==> flow/design.v <==
`timescale 1ns / 1ps
module ALU(output_data, zero, sourceA, sourceB, ALUSel);
parameter word_size = 32;
input [word_size-1:0] sourceA, sourceB;
input [2:0] ALUSel; 
output reg [word_size-1:0] output_data;
output zero;
always @(sourceA, sourceB, ALUSel) begin
	case (ALUSel)
		3'b000: output_data = sourceA + sourceB;
		3'b001: output_data = sourceA - sourceB;
		3'b010: output_data = ($signed(sourceA) < $signed(sourceB))? 1 : 0;
		3'b011: output_data = (sourceA >> sourceB);
		3'b100: output_data = (sourceA << sourceB);
		3'b101: output_data = sourceA | sourceB;
		4'b110: output_data = sourceA & sourceB;
		4'b111: output_data = sourceA ^ sourceB;
		default: output_data = 0;
	endcase
end
assign zero = (output_data == 0);
endmodule
`timescale 1ns / 1ps
module RegFile (rna,rnb,d,wn,we,clk,clrn,qa,qb);
	input 	[4:0]	rna,rnb,wn;
	input 	[31:0] 	d;
	input		we,clk,clrn;
	output 	[31:0] 	qa,qb;
	reg 	[31:0] 	register [0:31];  
	assign qa = (rna == 0)? 0 : register[rna];  
	assign qb = (rnb == 0)? 0 : register[rnb];  
	always @(posedge clk) begin
		if ((wn != 0) && (we == 1))  
			register[wn] <= d;
	end
endmodule
`timescale 1ns / 1ps
module holding_reg(output_data, input_data, write, clk, reset, resetData);
parameter word_size = 32;
input [word_size-1:0] input_data;
input [word_size-1:0] resetData;
input	write, clk, reset;
output [word_size-1:0] output_data;
reg [word_size-1:0] content;
assign output_data = content;
always @(posedge clk) begin
	if (reset) begin
		content <= resetData;
	end
	else if (write) begin
		content <= input_data;
	end
end
endmodule
`timescale 1ns / 1ps
module mux_1bit(output_data, input_data0, input_data1, select);
parameter word_size = 32;
input select;
input [word_size-1:0] input_data0, input_data1;
output reg [word_size-1:0] output_data;
always @(select or input_data0 or input_data1) begin
	case (select)
		0: output_data <= input_data0;
		1: output_data <= input_data1;
		default: output_data <= 0;
	endcase
end
endmodule
`timescale 1ns / 1ps
module mux_2bit(output_data, input_data0, input_data1, input_data2, input_data3, select);
parameter word_size = 32;
input [1:0] select;
input [word_size-1:0] input_data0, input_data1, input_data2, input_data3;
output reg [word_size-1:0] output_data;
always @(input_data0 or input_data1 or input_data2 or input_data3 or select) begin
	case (select)
		0: output_data <= input_data0;
		1: output_data <= input_data1;
		2: output_data <= input_data2;
		3: output_data <= input_data3;
		default: output_data <= 0;
	endcase
end
endmodule
`timescale 1ns / 1ps
module read_mux(output_data, input_data0, input_data1, input_data2, select);
parameter word_size = 5;
input [1:0] select;
input [word_size-1:0] input_data0, input_data1, input_data2;
output reg [word_size-1:0] output_data;
always @(select or input_data0 or input_data1 or input_data2) begin
	case (select)
		2'b00: output_data <= input_data0;
		2'b01: output_data <= input_data1;
		2'b10: output_data <= input_data2;
		default: output_data <= 0;
	endcase
end
endmodule
`timescale 1ns / 1ps
module sign_extend(input_data, output_data);
parameter word_size = 32;
parameter imm_size = 16;
input [imm_size-1:0] input_data;
output [word_size-1:0] output_data;
assign output_data = $signed(input_data);
endmodule
`timescale 1ns / 1ps
module zero_extend(input_data, output_data);
parameter word_size = 32;
parameter imm_size = 16;
input [imm_size-1:0] input_data;
output [word_size-1:0] output_data;
assign output_data = $unsigned(input_data);
endmodule
`timescale 1ns / 1ps
module sa_extend(input_data, output_data);
parameter word_size = 32;
parameter sa_size = 5;
input [sa_size-1:0] input_data;
output [word_size-1:0] output_data;
assign output_data = $unsigned(input_data);
endmodule
`timescale 1ns / 1ps
module CU(decode, clk, reset, zero, RegWre, PCWre, IRWre, ALUSrcB, ALUOp, ALUM2Reg, RegOut, DataMemRw,
     PCSrc, ExtSel, InsMemRW, WrRegData, SAExt , state, next_state, halted);
	input clk;
	input reset;
	input [5:0] decode;
	input zero;
	output reg RegWre,PCWre,IRWre,ALUSrcB,ALUM2Reg,DataMemRw,ExtSel, InsMemRW, WrRegData, SAExt;
	output reg [1:0] PCSrc;
	output reg [1:0] RegOut;
	output reg [2:0] ALUOp;
	output reg [2:0] state;
	output reg [2:0] next_state;
	output reg halted;
	parameter [2:0] sif   = 3'b000,
						 sid   = 3'b001,
						 sexe1 = 3'b110,
						 sexe2 = 3'b101,
						 sexe3 = 3'b010,
						 smem  = 3'b011,
						 swb1  = 3'b111,
						 swb2  = 3'b100;
	parameter [5:0] op_add  = 6'b000000,
						 op_sub  = 6'b000001,
						 op_addi = 6'b000010,
						 op_or   = 6'b010000,
						 op_and  = 6'b010001,
						 op_ori  = 6'b010010,
						 op_sll  = 6'b011000,
						 op_move = 6'b100000,
						 op_slt  = 6'b100111,
						 op_sw   = 6'b110000,
						 op_lw   = 6'b110001,
						 op_beq  = 6'b110100,
						 op_j    = 6'b111000,
						 op_jr   = 6'b111001,
						 op_jal  = 6'b111010,
						 op_halt = 6'b111111;
	always @(posedge clk) begin
		if (reset) begin
			state <= sif;
			halted <= 0;
		end else begin
			state <= next_state;
			if (state == sid && decode == op_halt)
				halted <= 1;
		end
	end
	always @(*) begin
		PCWre = 0;       
		IRWre = 0;       
		PCSrc = 2'b00;   
		ExtSel = 0;      
		SAExt = 0;       
		ALUSrcB = 0;     
		ALUOp = 3'b000;  
		DataMemRw = 0;   
		ALUM2Reg = 0;    
		RegOut = 2'b10;  
		RegWre = 0;      
		WrRegData = 0;   
		InsMemRW = 0;    
		next_state = state;
		if (reset) begin
			IRWre = 1;
			next_state = sif;
		end else begin
			case (state)
				sif: begin
					next_state = sid;
					IRWre = 1;
				end
				sid: begin
					case (decode)
						op_add : begin next_state = sexe1; end
						op_sub : begin next_state = sexe1; end
						op_addi: begin next_state = sexe1; ExtSel = 1; end
						op_or  : begin next_state = sexe1; end
						op_and : begin next_state = sexe1; end
						op_ori : begin next_state = sexe1; ExtSel = 1; end
						op_move: begin next_state = sexe1; end
						op_slt : begin next_state = sexe1; end
						op_sll : begin next_state = sexe1; end
						op_beq : begin next_state = sexe2; ExtSel = 1; end
						op_sw  : begin next_state = sexe3; ExtSel = 1; end
						op_lw  : begin next_state = sexe3; ExtSel = 1; end
						op_j   : begin next_state = sif; PCWre = 1; PCSrc = 2'b11; end
						op_jal : begin next_state = sif; PCWre = 1; PCSrc = 2'b11; RegOut = 2'b00; RegWre = 1; end
						op_jr  : begin next_state = sif; PCWre = 1; PCSrc = 2'b10; end
						op_halt: begin next_state = sif; end
						default: ;
					endcase
				end
				sexe1: begin
					next_state = swb1;
					WrRegData = 1;
					case (decode)
						op_add :begin ALUOp = 3'b000; end
						op_sub :begin ALUOp = 3'b001; end
						op_addi:begin ALUOp = 3'b000; ALUSrcB = 1; end
						op_or  :begin ALUOp = 3'b101; end
						op_and :begin ALUOp = 3'b110; end
						op_ori :begin ALUOp = 3'b101; ALUSrcB = 1; end
						op_move:begin ALUOp = 3'b000; end
						op_slt :begin ALUOp = 3'b010; end
						op_sll :begin ALUOp = 3'b100; ALUSrcB = 1; SAExt = 1; end
						default: ;
					endcase
				end
				sexe2: begin
					next_state = sif;
					ALUOp = 3'b001;
					PCWre = 1;
					PCSrc = zero ? 2'b01 : 2'b00;
				end
				sexe3: begin
					case (decode)
						op_sw  : begin next_state = smem; ALUOp = 3'b000; ALUSrcB = 1; end
						op_lw  : begin next_state = smem; ALUOp = 3'b000; ALUSrcB = 1; end
						default: ;
					endcase
				end
				smem: begin
					case (decode)
						op_sw  : begin next_state = sif; DataMemRw = 1; PCWre = 1; end
						op_lw  : begin next_state = swb2; ALUM2Reg = 1; end
						default: ;
					endcase
				end
				swb1: begin
					next_state = sif;
					PCWre = 1;
					WrRegData = 1;
					RegWre = 1;
					case (decode)
						op_add : begin RegOut = 2'b10; end
						op_sub : begin RegOut = 2'b10; end
						op_addi: begin RegOut = 2'b01; end
						op_or  : begin RegOut = 2'b10; end
						op_and : begin RegOut = 2'b10; end
						op_ori : begin RegOut = 2'b01; end
						op_move: begin RegOut = 2'b10; end
						op_slt : begin RegOut = 2'b10; end
						op_sll : begin RegOut = 2'b10; end
						default: ;
					endcase
				end
				swb2: begin
					next_state = sif;
					PCWre = 1;
					WrRegData = 1;
					RegWre = 1;
					RegOut = 2'b01;
				end
			endcase
		end
	end
endmodule
`timescale 1ns / 1ps
module DataPath(decode, clk, reset, zero, RegWre, PCWre, IRWre, ALUSrcB, ALUOp, ALUM2Reg, RegOut, DataMemRw,
     PCSrc, ExtSel, InsMemRW, WrRegData, SAExt, initPC, PCout,
     IMout, DMout, DAddr, DWData, DWe);
	input clk;
	input reset;
	output [5:0] decode;
	output zero;
	input RegWre,PCWre,ALUSrcB,ALUM2Reg,DataMemRw,ExtSel, InsMemRW, IRWre, WrRegData, SAExt;
	input [1:0] PCSrc;
	input [1:0] RegOut;
	input [2:0] ALUOp;
	input [31:0] initPC;
	input [31:0] IMout;       
	input [31:0] DMout;       
	output [31:0] DAddr;
	output [31:0] DWData;
	output DWe;
	parameter word_size = 32;
	parameter zero32 = 32'h0000;
	wire [word_size-1:0] PCin; 
	output [word_size-1:0] PCout;
	wire [word_size-1:0] IRout;
	wire [word_size-1:0] MDRout;
	wire [word_size-1:0] MDRin;
	wire [word_size-1:0] immZE, immSE, saSAE;
	wire [4:0] write_address;
	wire [word_size-1:0] write_data;
	wire [word_size-1:0] read_data_1, read_data_2;
	wire [word_size-1:0] Aout, Bout;
	wire [word_size-1:0] top_extend_wire;
	wire [word_size-1:0] origin_extend_wire;
	wire [word_size-1:0]	sourceB;
	wire [word_size-1:0] ALU_wire;
	wire [word_size-1:0] ALUOut_wire;
	wire [15:0] immediate;
	wire [4:0] rs, rt, rd, sa;
	wire [25:0] j_address;
	assign decode = IRout[31:26];
	assign immediate = IRout[15:0];
	assign rs = IRout[25:21];
	assign rt = IRout[20:16];
	assign rd = IRout[15:11];
	assign sa = IRout[10:6];
	assign j_address[25:0] = IRout[25:0];
	assign DAddr = ALUOut_wire;
	assign DWData = Bout;
	assign DWe = DataMemRw;
	RegFile		RF(rs, rt, write_data, write_address, RegWre,
						clk, 1'b1, read_data_1, read_data_2);
	holding_reg IR(IRout, IMout, IRWre, clk, reset, zero32);
	holding_reg	A(Aout, read_data_1, 1'b1, clk, reset, zero32);
	holding_reg B(Bout, read_data_2, 1'b1, clk, reset, zero32);
	holding_reg	ALUOut(ALUOut_wire, ALU_wire, 1'b1, clk, reset, zero32);
	holding_reg MDR(MDRout, MDRin, 1'b1, clk, reset, zero32);
	zero_extend	ZE(immediate, immZE);
	sign_extend SE(immediate, immSE);
	sa_extend   SAE(sa, saSAE);
	mux_1bit extend_mux(origin_extend_wire, immZE, immSE, ExtSel);
	mux_1bit sa_extend_mux(top_extend_wire, origin_extend_wire, saSAE,  SAExt);
	read_mux	read_sel_mux(write_address, 5'b11111, rt, rd, RegOut); 
	mux_1bit write_data_mux(write_data,PCout+4, MDRout,  WrRegData);
	mux_1bit ALUSrcB_mux(sourceB, Bout, top_extend_wire, ALUSrcB);
	mux_1bit ALUM2Reg_mux(MDRin, ALU_wire, DMout, ALUM2Reg);
	wire [31:0] jump_address;
	assign jump_address[31:28] = PCout[31:28];
	assign jump_address[27:2] = j_address[25:0];
	assign jump_address[1:0] = 2'b00;
	mux_2bit	PC_mux(PCin,
						 PCout+4,        
						 PCout+4+(immSE<<2),  
						 read_data_1,    
						 jump_address,  
						 PCSrc);
	holding_reg	PC(PCout, PCin, PCWre, clk, reset, initPC);
	ALU	mainALU(ALU_wire, zero, Aout, sourceB, ALUOp);
endmodule
`timescale 1ns / 1ps
module CPU(clk, reset, initPC,
			  imem_addr, imem_rdata,
			  dmem_addr, dmem_wdata, dmem_we, dmem_rdata,
			  halted);
	input clk, reset;
	input [31:0] initPC;
	output [31:0] imem_addr;
	input  [31:0] imem_rdata;
	output [31:0] dmem_addr;
	output [31:0] dmem_wdata;
	output dmem_we;
	input  [31:0] dmem_rdata;
	output halted;
	wire [5:0] decode;
	wire zero, RegWre,PCWre,ALUSrcB,ALUM2Reg,DataMemRw,ExtSel, InsMemRW, IRWre, WrRegData, SAExt;
	wire [1:0] PCSrc;
	wire [1:0] RegOut;
	wire [2:0] ALUOp;
	wire [2:0] state, next_state;
	wire [31:0] PCout;
	assign imem_addr = PCout;
	CU _CU(decode, clk, reset, zero, RegWre, PCWre, IRWre, ALUSrcB, ALUOp, ALUM2Reg, RegOut, DataMemRw,
     PCSrc, ExtSel, InsMemRW, WrRegData, SAExt, state, next_state, halted);
	DataPath _DataPath(decode, clk, reset, zero, RegWre, PCWre, IRWre, ALUSrcB, ALUOp, ALUM2Reg, RegOut, DataMemRw,
     PCSrc, ExtSel, InsMemRW, WrRegData, SAExt, initPC, PCout,
     imem_rdata, dmem_rdata, dmem_addr, dmem_wdata, dmem_we);
endmodule
---- Reports on CPU ----
What the tools print for CPU, step after step.
Lines are those of the file above, counted from 1.
Cell names lack the library's common part.
A cell with -- has no value.
set-up
  design top .............................. CPU
  clock port .............................. clk
  cell library ............................ sky130hd
  corner .................................. tt_025C_1v80

---- Word-level counts ----
Source: Yosys, flattened and elaborated, memories not mapped. Widths are those after wreduce. Print and check cells do not count. Equal cells are merged and count once.
Memory sizes are those after Yosys's memory passes, which may raise the word count (mostly to a power of two), join words into wider ones and drop unused or constant bits.
word-level totals
  word-level cells ........................ 157
  memories ................................ 1
  bits in registers ....................... 164
  output and inout port bits .............. 98
  clocked read ports x word width ......... 64
  bits in latches ......................... 0
  bits of input ports ..................... 98
  ROM bits ................................ 0
  memory bits (writable) .................. 1024
operators by class
  multipliers ............................. 0
  shift-type cells ........................ 2
  magnitude comparators ................... 1
  reduce/logical cells .................... 37
  bitwise logic cells ..................... 8
  multiplexer cells ....................... 58
  div/mod/pow operators ................... 0
  equality and inequality tests ........... 38
  add/subtract/negate cells ............... 4
memory list
  name                   depth  bits a word  read ports  write ports  RTL line  text
  _DataPath.RF.register  32     32           2           1            29        reg [31:0] register [0:31];
operator list
  operator                                      count
  parallel mux 32 bit (select 2 bit)            5
  parallel mux 32 bit (select 8 bit)            1
  parallel mux 32 bit (select 4 bit)            1
  two-way mux 32 bit                            4
  adder 32 bit                                  2
  equality test 6 bit with constant B           9
  adder 32 x 3 -> 32 bit with constant B        1
  subtractor 32 bit                             1
  less-than comparator 32 bit                   1
  bitwise AND 32 bit                            1
  OR 32 bit                                     1
  XOR 32 bit                                    1
  left shift 32 x 32 -> 32 bit                  1
  right shift 32 x 32 -> 32 bit                 1
  zero test 32 bit                              1
  OR reduction 7 bit                            4
  equality test 3 bit with constant B           8
  equality test 6 x 5 -> 1 bit with constant B  4
  two-way mux 1 bit                             20
  OR reduction 6 bit                            3
  parallel mux 3 bit (select 6 bit)             1
  OR reduction 3 bit                            5
  OR reduction 5 bit                            3
  parallel mux 5 bit (select 3 bit)             1
  parallel mux 3 bit (select 5 bit)             1
  two-way mux 5 bit                             3
  OR reduction 2 bit                            6
  equality test 3 x 2 -> 1 bit with constant B  4
Other operator kinds: 31; their cells: 54.

---- Depth ----
Depth = most cells in a row (Yosys ltp): at word level without a register or memory, in the mapped netlist without a sequential cell, where the memories' decode and read muxes count.
logic depth
  word-level depth ........................ 20
  ABC_AREA ................................ 1
  depth in mapped cells ................... 42

---- Netlist ----
The flow's flattened synthesis, as Yosys stat reports it; memories are mapped. The netlist is that of the ABC_AREA named above (0 if unset); the other value can give another one.
cells by type
  cell       count  area in all (um^2)
  edfxtp_1   1056   3.17E+04
  o21ai_0    1223   6120.87
  nor2_1     1095   4.11E+03
  nand2_1    1049   3.94E+03
  dfxtp_1    174    3.48E+03
  nand3_1    399    2E+03
  inv_1      501    1.88E+03
  a21oi_1    366    1.83E+03
  clkbuf_1   466    1.75E+03
  ha_1       136    1.7E+03
  o221ai_1   185    1.62E+03
  o22ai_1    184    1.15E+03
  o211ai_1   144    1.08E+03
  nand4_1    71     444.176
  xor2_1     40     350.336
  a211oi_1   34     255.245
  a2bb2oi_1  28     245.235
  a31oi_1    37     231.472
Not listed: further types 42, cells in them 366.
synthesis totals
  mapped area ............................. 66262.3 um^2
  mapped cells ............................ 7554
  buffer cells ............................ 553
  flip-flops .............................. 1230

---- Worst setup path after synthesis ----
Source: OpenSTA report_checks on the synthesized netlist (no wires, ideal clock, input and output delay 20% of the period each), path of least setup slack; recovery checks are left aside. Register names are those of the netlist, which keeps one name where synthesis merged equal registers.
timing path post-synthesis
  kind .................................... input to register
  start ................................... in reset
  end ..................................... reg _DataPath.PC.content[10]
  period .................................. 10000 ps
  launch time at the first pin ............ 2000 ps
  external input delay .................... 2000 ps
  data arrival time ....................... 6850 ps
  path slack .............................. 2898 ps
  delay of the path ....................... 5102 ps
  required time ........................... 9748 ps
  stages on the path ...................... 41
  setup time .............................. 252 ps
  synthesis period reached ................ 7102 ps
"delay of the path" is the arrival time less input delay plus setup time.
"stages on the path" counts driving pins, that of a launching flip-flop among them; a cell with two outputs on the path counts twice.
"synthesis period reached" is the clock period less the worst setup slack; recovery checks do not enter. This is arithmetic on one report: input and output delays are still those of the set period (20% each).
Between the ends stands the longest chain of elaborated cells between them, by number of cells; it is not shown to be the way that was timed. Of several equally long chains one is given.
Each line given opens the expression or statement behind the cell; cells for indexed reads and writes are added by Yosys, which also makes memories of some case tables.
The path ends at the data pin of a flip-flop with enable; ways to the enable are not counted.
between the ends, post-synthesis
  path through ............................ buf_2 -> inv_2 -> nand2_1 -> nor2_4 -> nand2_4 -> nand2_4 -> buf_6 -> buf_4 -> nand3_1 -> o21ai_0 -> buf_2 -> buf_1 -> ha_1 -> clkbuf_1 -> a21oi_1 -> nand2_1 -> a21oi_1 -> o21ai_1 -> [... 5 more ...] -> nand2_1 -> nand2_1 -> nand2_1 -> nand2_1 -> nand2_1 -> a21oi_1 -> nand2_1 -> nand2_1 -> nor2_1 -> nor2_1 -> nand2_1 -> nor2_1 -> nand2_4 -> nand3_4 -> buf_2 -> nand4_1 -> nand2_1 -> nand2_1
  length of the longest elaborated chain .. 16
  elaborated cells on any way between the ends .. 40
RTL lines, path post-synthesis
  what                                   RTL line  text
  from (decl)                            364       input clk, reset;
  two-way mux 1 bit                      187       if (reset) begin
  NOT 1 bit                              62        case (select)
  parallel mux 32 bit (select 2 bit) x3  62
  less-than comparator 32 bit            12        3'b010: output_data = ($signed(sourceA) < $signed(sourceB))? 1 : 0;
  two-way mux 1 bit                      12
  parallel mux 32 bit (select 8 bit)     9         case (ALUSel)
  zero test 32 bit                       21        assign zero = (output_data == 0);
  two-way mux 1 bit                      237       PCSrc = zero ? 2'b01 : 2'b00;
  parallel mux 2 bit (select 3 bit)      191       case (state)
  two-way mux 2 bit                      187
  equality test 2 bit                    76        case (select)
  parallel mux 32 bit (select 4 bit)     76
  two-way mux 32 bit                     50        else if (write) begin
  two-way mux 32 bit                     47        if (reset) begin
  to (assign)                            48        content <= resetData;
  to (assign)                            51        content <= input_data;
  to (decl)                              44        reg [word_size-1:0] content;

---- Path in the finished layout ----
From the final timing report of run A: the path of least setup slack in the routed layout; clock arrival at registers is part of the times.
The report prints the path's times to 10 ps; the period is as set.
timing path post-layout
  kind .................................... input to register
  start ................................... in reset
  end ..................................... reg _DataPath.PC.content[31]
  data arrival time ....................... 8720 ps
  period .................................. 10000 ps
  setup time .............................. 240 ps
  external input delay .................... 2000 ps
  launch time at the first pin ............ 2000 ps
  path slack .............................. 1830 ps
  required time ........................... 10550 ps
  stages on the path ...................... 31
Between the ends stands the longest chain of elaborated cells between them, by number of cells; it is not shown to be the way that was timed. Of several equally long chains one is given.
The path ends at the data pin of a flip-flop with enable; ways to the enable are not counted.
between the ends, post-layout
  path through ............................ buf_4 -> nor2_1 -> nand2_1 -> nand2_4 -> inv_2 -> nor2_1 -> nand2_1 -> inv_1 -> a21oi_1 -> ha_1 -> inv_1 -> nand3_1 -> nor4_1 -> nand3_1 -> nand3_1 -> a31oi_1 -> o21ai_1 -> a21boi_0 -> xor2_1 -> o221ai_1 -> clkinv_1 -> nand2_1 -> nor2_1 -> nand2_1 -> nor2_1 -> nand2_4 -> nand3_4 -> o21ai_1 -> inv_1 -> nand2_1 -> nand2_1
  length of the longest elaborated chain .. 16
  elaborated cells on any way between the ends .. 40
RTL lines, path post-layout
  what                                   RTL line  text
  from (decl)                            364       input clk, reset;
  two-way mux 1 bit                      187       if (reset) begin
  NOT 1 bit                              62        case (select)
  parallel mux 32 bit (select 2 bit) x3  62
  less-than comparator 32 bit            12        3'b010: output_data = ($signed(sourceA) < $signed(sourceB))? 1 : 0;
  two-way mux 1 bit                      12
  parallel mux 32 bit (select 8 bit)     9         case (ALUSel)
  zero test 32 bit                       21        assign zero = (output_data == 0);
  two-way mux 1 bit                      237       PCSrc = zero ? 2'b01 : 2'b00;
  parallel mux 2 bit (select 3 bit)      191       case (state)
  two-way mux 2 bit                      187
  equality test 2 bit                    76        case (select)
  parallel mux 32 bit (select 4 bit)     76
  two-way mux 32 bit                     50        else if (write) begin
  two-way mux 32 bit                     47        if (reset) begin
  to (assign)                            48        content <= resetData;
  to (assign)                            51        content <= input_data;
  to (decl)                              44        reg [word_size-1:0] content;

Top module CPU; platform sky130hd; tools Yosys and OpenROAD; 3 stored runs in no particular order. Input and output delays are each 20% of the period that was set; the output load is 0.01 pF.
By "worst setup path time" is meant the share of the clock period that the worst setup path is allowed (20% is reserved at inputs, 20% at outputs), minus its slack. Clock arrival times at its registers enter into it.
"total power after layout": no workload was simulated; the value follows from the tool's default switching activity.
"worst setup path time" is known to 10 ps.

---- run A ----
settings
  ABC_AREA = 1
  CAP_MARGIN = 0
  CORE_MARGIN = 9
  CORE_UTILIZATION = 40
  CTS_CLUSTER_DIAMETER = 223
  GPL_ROUTABILITY_DRIVEN = 1
  HOLD_SLACK_MARGIN = 0.13
  MAX_ROUTING_LAYER = met5
  SLEW_MARGIN = 30
  period_ns = 10.0
results
  standard-cell area after layout ......... 75451.1 um^2
  netlist area reported by Yosys .......... 66262.3 um^2
  area inside the die boundary ............ 180634.0 um^2
  post-route worst hold slack ............. 502 ps
  worst setup path time ................... 6170 ps
  type of the worst setup path ............ input to register
  total power after layout ................ 21.245 mW
  worst setup slack after layout .......... 1829 ps

---- run B ----
settings
  CORE_UTILIZATION = 40
  SETUP_SLACK_MARGIN = -0.36
  period_ns = 9.05
  CAP_MARGIN = 20
  CORE_MARGIN = 2
  SLEW_MARGIN = 20
results
  worst setup path time ................... 6350 ps
  type of the worst setup path ............ input to register
  netlist area reported by Yosys .......... 64600.7 um^2
  worst setup slack after layout .......... 887 ps
  post-route worst hold slack ............. 507 ps
  area inside the die boundary ............ 164730.0 um^2
  standard-cell area after layout ......... 74941.9 um^2
  total power after layout ................ 16.299 mW

---- run C ----
settings
  ABC_AREA = 1
  CAP_MARGIN = 15
  CELL_PAD_IN_SITES_DETAIL_PLACEMENT = 1
  CELL_PAD_IN_SITES_GLOBAL_PLACEMENT = 1
  CORE_ASPECT_RATIO = 1.56
  CORE_MARGIN = 8
  CORE_UTILIZATION = 42
  CTS_CLUSTER_DIAMETER = 355
  GPL_ROUTABILITY_DRIVEN = 1
  GPL_TIMING_DRIVEN = 1
  MAX_ROUTING_LAYER = met4
  MIN_ROUTING_LAYER = met1
  PLACE_DENSITY_LB_ADDON = 0.16
  SETUP_SLACK_MARGIN = -0.74
  SLEW_MARGIN = 15
  TNS_END_PERCENT = 95
  period_ns = 8.28
results
  area inside the die boundary ............ 171049.0 um^2
  post-route worst hold slack ............. 518 ps
  worst setup path time ................... 5570 ps
  type of the worst setup path ............ input to register
  worst setup slack after layout .......... 1058 ps
  standard-cell area after layout ......... 75008.2 um^2
  total power after layout ................ 26.110 mW
  netlist area reported by Yosys .......... 66262.3 um^2
